==> flow/design.v <==
module ALU_STAGE (
  input clock_in,
  input [31:0] a_in,
  input [31:0] b_in,
  input [3:0] uop_in,
  output [31:0] result_out
);
reg [31:0] a_q;
reg [31:0] b_q;
reg [3:0] uop_q;
reg [31:0] result_q;
wire [31:0] alu_result;
ALU #(.DATA_WIDTH(32)) alu0 (
  .a_data_in(a_q),
  .b_data_in(b_q),
  .uop_in(uop_q),
  .result_out(alu_result)
);
always @(posedge clock_in) begin
  a_q <= a_in;
  b_q <= b_in;
  uop_q <= uop_in;
  result_q <= alu_result;
end
assign result_out = result_q;
endmodule

module ALU
  #(parameter DATA_WIDTH = 32)(
    input [DATA_WIDTH-1:0]  a_data_in,  
    input [DATA_WIDTH-1:0]  b_data_in,  
    input [3:0]             uop_in,
    output reg [DATA_WIDTH-1:0] result_out
);
always@(*) begin
  case(uop_in)
    4'b0000: result_out = a_data_in + b_data_in;
    4'b0001: result_out = a_data_in - b_data_in;
    4'b0010: result_out = a_data_in|b_data_in;
    4'b0011: result_out = a_data_in&b_data_in;
    4'b0100: result_out = a_data_in^b_data_in;
    4'b1000: result_out = a_data_in;
    4'b1001: result_out = b_data_in;
    4'b1010: result_out = ($signed(a_data_in)<$signed(b_data_in))?32'd1:32'd0;
    4'b1011: result_out = (a_data_in<b_data_in)?32'd1:32'd0;
    4'b1101: result_out = $signed(a_data_in) >>> b_data_in[4:0];
    4'b1110: result_out = a_data_in >> b_data_in[4:0];
    4'b1111: result_out = a_data_in << b_data_in[4:0];
    default: result_out = 32'h00000000;
  endcase
end
endmodule
# Reports on ALU_STAGE
# Each step is given for the RTL above and for the edited RTL.
# Lines under "orig" count in the file above, lines under "edited" in the edited file.
# "diff": "edited" minus "orig" as printed here. "rel_change_pct": 100 x difference / "orig".
# Operators carry their Yosys type and port widths (W data, S select, Z words).
# Cell names lack the library's common part.
# A cell with -- has no value.
# inputs
top_module	ALU_STAGE
clock_port	clock_in
cell_library	sky130hd
lib_corner	tt_025C_1v80

# Diff
# The edit as a unified diff against the file above.
# The edit is scripted: it alters the design's behaviour and was not made to optimise anything.
# begin of diff
@@ -11,10 +11,14 @@
 reg [31:0] result_q;
 wire [31:0] alu_result;
+wire [31:0] alu_result_0, alu_result_1;
 ALU #(.DATA_WIDTH(32)) alu0 (
   .a_data_in(a_q),
   .b_data_in(b_q),
   .uop_in(uop_q),
-  .result_out(alu_result)
+  .result_out(alu_result_0)
 );
+ALU #(.DATA_WIDTH(32)) alu0_alt (.a_data_in(~a_q), .b_data_in(b_q), .uop_in(uop_q),
+    .result_out(alu_result_1));
+assign alu_result = alu_result_0 ^ alu_result_1;
 always @(posedge clock_in) begin
   a_q <= a_in;
@@ -25,5 +29,4 @@
 assign result_out = result_q;
 endmodule
-
 module ALU
   #(parameter DATA_WIDTH = 32)(
# end of diff

# Word level
# Counts by Yosys on the flattened word-level netlist (proc, flatten, opt, wreduce; memories kept). Register bits leave out memories and registers merged into their read ports (data or address); mux counts leave out enables and synchronous resets folded into registers. Print and check cells are left out.
# classes
element	orig	edited	diff	rel_change_pct
n_reduce_logical	1	1	0	0.00
mux	3	6	3	100.00
add_sub_neg	2	4	2	100.00
cmp	2	4	2	100.00
bitwise	3	8	5	166.67
shifts	3	6	3	100.00
n_eq	11	11	0	0.00
# ops
cell	orig	edited	diff	rel_change_pct
$lt A32 B32 Y1	2	4	2	100.00
$mux W1	2	4	2	100.00
$xor A32 B32 Y32	1	3	2	200.00
$add A32 B32 Y32	1	2	1	100.00
$and A32 B32 Y32	1	2	1	100.00
$or A32 B32 Y32	1	2	1	100.00
$pmux W32 S12	1	2	1	100.00
$shl A32 B5 Y32	1	2	1	100.00
$shr A32 B5 Y32	1	2	1	100.00
$sshr A32 B5 Y32	1	2	1	100.00
$sub A32 B32 Y32	1	2	1	100.00
$not A32 Y32	0	1	1	--
$eq A4 B4 Y1 const B	7	7	0	0.00
$eq A4 B2 Y1 const B	2	2	0	0.00
$eq A4 B1 Y1 const B	1	1	0	0.00
$eq A4 B3 Y1 const B	1	1	0	0.00
$logic_not A4 Y1	1	1	0	0.00
# word_totals
element	orig	edited	diff	rel_change_pct
regBits	100	100	0	0.00
out_inout_bits	32	32	0	0.00
in_bits	69	69	0	0.00

# Logic depth
# Yosys ltp: most cells in a row. Word level: on the elaborated netlist, between registers, memories and ports. Mapped: between sequential cells and ports; inverters and the memories' decode and read muxes count.
# depth
element	orig	edited	diff	rel_change_pct
word_depth	3	5	2	66.67
abc_area	0	0	--	--
ltp_mapped	16	17	1	6.25
depth_no_buf	13	13	0	0.00

# Mapped cells and area
# The flow's flattened synthesis, as Yosys stat reports it; memories are mapped. The netlist is that of the ABC_AREA named above (0 if unset); the other value can give another one.
# types
cell_type	orig	edited	diff	rel_change_pct
a21oi_1	111	294	183	164.86
nor2_1	177	256	79	44.63
nand2_1	119	196	77	64.71
clkbuf_1	76	140	64	84.21
a211oi_1	22	65	43	195.45
o221ai_1	7	49	42	600.00
ha_1	99	133	34	34.34
o22ai_1	11	42	31	281.82
a221o_1	4	35	31	775.00
o21ai_0	131	160	29	22.14
o21bai_1	7	35	28	400.00
xnor2_1	2	26	24	1200.00
inv_1	86	109	23	26.74
nor3_1	29	52	23	79.31
a31oi_1	8	29	21	262.50
o211ai_1	15	32	17	113.33
a221oi_1	26	42	16	61.54
o31ai_1	7	22	15	214.29
# Not every row of either side is listed.
# synth_totals
element	orig	edited	diff	rel_change_pct
mapped_cells	1425	2328	903	63.37
seqArea_um2	2001.9	2001.9	0.0	0.00
yosys_area_um2	10816.6	16301.9	5485.3	50.71
buf_cells	105	197	92	87.62
flip_flops	100	100	0	0.00
# By module: a second synthesis without flattening, with its own total; a netlist apart from the flattened one above.
# unflattened
element	orig	edited	diff	rel_change_pct
cells_unflattened	1354	2672	1318	97.34
area_unflattened_um2	10759.1	19916.6	9157.5	85.11
# Rows give one instance, submodules left out.
# modules_orig
module	area_um2	instances	cells
ALU #(DATA_WIDTH=32)	8757.1	1	1254
ALU_STAGE	2001.9	1	100
# modules_edited
module	area_um2	instances	cells
ALU #(DATA_WIDTH=32)	8757.1	2	1254
ALU_STAGE	2402.3	1	164

# Path before layout
# Path of least setup slack by OpenSTA after synthesis, without wires, with an ideal clock, recovery checks aside; 20% of the period is set as input and as output delay. Where synthesis merged equal registers, the netlist keeps one of their names.
# synth_path
element	orig	edited	diff	rel_change_pct
kind	register to register	register to register	--	--
from	register b_q[2]	register b_q[2]	--	--
to	register result_q[26]	register result_q[28]	--	--
path_stages	17	18	1	5.88
arrival_time_ps	4246	3918	-328	-7.72
path_delay_ps	4366	4039	-327	-7.49
t_first_pin_ps	0	0	0	--
setup_time_ps	120	121	1	--
path_slack_ps	-366	-39	327	--
period_ps	4000	4000	0	0.00
required_ps	3880	3879	-1	-0.03
synth_period_reached_ps	4366	4039	-327	-7.49
# "path_delay_ps" = arrival - input delay + setup time.
# "path_stages" counts driving pins, that of a launching flip-flop among them; a cell with two outputs on the path counts twice.
# "synth_period_reached_ps" is the clock period less the worst setup slack; recovery checks do not enter. This is arithmetic on one report: input and output delays are still those of the set period (20% each).
# Between the ends stands the longest chain of elaborated cells between them, by number of cells; it is not shown to be the way that was timed. Of several equally long chains one is given.
# Each line given opens the expression or statement behind the cell; cells for indexed reads and writes are added by Yosys, which also makes memories of some case tables.
# synth_via_orig
cell_sequence	dfxtp_1 -> clkbuf_1 -> inv_2 -> buf_1 -> clkbuf_1 -> buf_1 -> ha_1 -> a21o_1 -> a221oi_4 -> a21oi_2 -> a311o_1 -> a31oi_4 -> o221ai_2 -> o21ai_2 -> o41ai_1 -> a221o_1 -> a211o_1
elab_chain_cells	2
# synth_lines_orig
element	line	text
from (decl)	9	reg [31:0] b_q;
from (assign)	21	b_q <= b_in;
$sub A32 B32 Y32	38	4'b0001: result_out = a_data_in - b_data_in;
$pmux W32 S12	36	case(uop_in)
to (assign)	23	result_q <= alu_result;
to (decl)	11	reg [31:0] result_q;
# synth_via_edited
cell_sequence	dfxtp_1 -> clkbuf_1 -> inv_1 -> buf_2 -> buf_1 -> clkbuf_1 -> ha_1 -> buf_6 -> and3_1 -> o2111ai_2 -> a31oi_1 -> a221o_1 -> a21o_1 -> a221o_1 -> a221oi_2 -> xnor2_1 -> o21ai_1 -> xor2_1
elab_chain_cells	3
# synth_lines_edited
element	line	text
from (decl)	9	reg [31:0] b_q;
from (assign)	25	b_q <= b_in;
$sub A32 B32 Y32	41	4'b0001: result_out = a_data_in - b_data_in;
$pmux W32 S12	39	case(uop_in)
$xor A32 B32 Y32	22	assign alu_result = alu_result_0 ^ alu_result_1;
to (assign)	27	result_q <= alu_result;
to (decl)	11	reg [31:0] result_q;

# Path in the finished layout
# Path of least setup slack in the final report of each run of pair A (OpenROAD, finished layout, wires in). Where an end is a register, its clock arrival counts in the times.
# The path's times are printed in steps of 10 ps; the period is the one set.
# layout_path
element	orig	edited	diff	rel_change_pct
kind	register to register	register to register	--	--
from	register a_q[0]	register uop_q[0]	--	--
to	register result_q[26]	register result_q[29]	--	--
setup_time_ps	100	110	10	--
required_ps	3950	3990	40	1.01
arrival_time_ps	3800	3970	170	4.47
path_slack_ps	150	20	-130	--
t_first_pin_ps	350	400	50	14.29
period_ps	3700	3700	0	0.00
path_stages	13	11	-2	-15.38
# Between the ends stands the longest chain of elaborated cells between them, by number of cells; it is not shown to be the way that was timed. Of several equally long chains one is given.
# layout_via_orig
cell_sequence	dfxtp_1 -> ha_1 -> fa_1 -> a21o_1 -> a221oi_4 -> a21oi_2 -> a311o_1 -> a31oi_4 -> o221ai_2 -> o21ai_2 -> o41ai_1 -> a221o_1 -> a211o_1
# layout_lines_orig
element	line	text
from (decl)	8	reg [31:0] a_q;
from (assign)	20	a_q <= a_in;
to (assign)	23	result_q <= alu_result;
to (decl)	11	reg [31:0] result_q;
# orig: No chain of elaborated cells between the ends is given.
# layout_via_edited
cell_sequence	dfxtp_1 -> buf_4 -> nor2_1 -> nand2_1 -> o221ai_1 -> a211oi_1 -> o221ai_1 -> a211oi_1 -> nand2_1 -> a211oi_1 -> a21oi_1
elab_chain_cells	3
# layout_lines_edited
element	line	text
from (decl)	10	reg [3:0] uop_q;
from (assign)	26	uop_q <= uop_in;
$eq A4 B4 Y1	39	case(uop_in)
$pmux W32 S12	39
$xor A32 B32 Y32	22	assign alu_result = alu_result_0 ^ alu_result_1;
to (assign)	27	result_q <= alu_result;
to (decl)	11	reg [31:0] result_q;

# Flow runs
# Runs of the flow (Yosys, OpenROAD) on both versions; the two runs of a pair have the same settings. The constraints put input and output delay at 20% of the set period each and load the outputs with 0.01 pF.
# settings_pair_A
period_ns	3.7
CAP_MARGIN	20
CORE_MARGIN	2
CORE_UTILIZATION	40
SLEW_MARGIN	20
# measured_pair_A
element	orig	edited	diff	rel_change_pct
cell_area_final_um2	12797.3	20530.9	7733.6	60.43
dieArea_um2	28373.7	42384.5	14010.8	49.38
yosys_chip_area_um2	10816.6	16301.9	5485.3	50.71
worst_hold_slack_ps	580	755	175	--
util_pct	47.9	51.3	3.4	--
setup_ws_ps	151	22	-129	--
total_power_mw	3.891	5.980	2.089	53.69
final_setup_tns_ps	0	0	0	--
clock_period_reached_ps	3549	3678	129	3.63
# settings_pair_B
ABC_AREA	0
CELL_PAD_IN_SITES_DETAIL_PLACEMENT	0
CORE_MARGIN	2
CORE_UTILIZATION	46
CTS_CLUSTER_DIAMETER	198
CTS_CLUSTER_SIZE	56
GPL_ROUTABILITY_DRIVEN	1
HOLD_SLACK_MARGIN	-0.05
PLACE_DENSITY_LB_ADDON	0.13
TNS_END_PERCENT	75
period_ns	4.56
CAP_MARGIN	20
SLEW_MARGIN	20
# measured_pair_B
element	orig	edited	diff	rel_change_pct
cell_area_final_um2	12469.5	18545.3	6075.8	48.73
dieArea_um2	24757.4	36960.1	12202.7	49.29
yosys_chip_area_um2	10816.6	16301.9	5485.3	50.71
worst_hold_slack_ps	573	850	277	--
util_pct	53.6	53.4	-0.2	--
setup_ws_ps	833	97	-736	--
total_power_mw	3.048	4.511	1.463	48.00
final_setup_tns_ps	0	0	0	--
clock_period_reached_ps	3727	4463	736	19.75
# By "clock_period_reached_ps" is meant the clock period of the run minus its worst setup slack. This is arithmetic on one report: input and output delays are still those of the set period (20% each).
# By "total_power_mw" is meant OpenSTA's value without simulated activity: inputs other than the clock are taken to toggle once in ten clock periods, and the tool carries that through the logic.
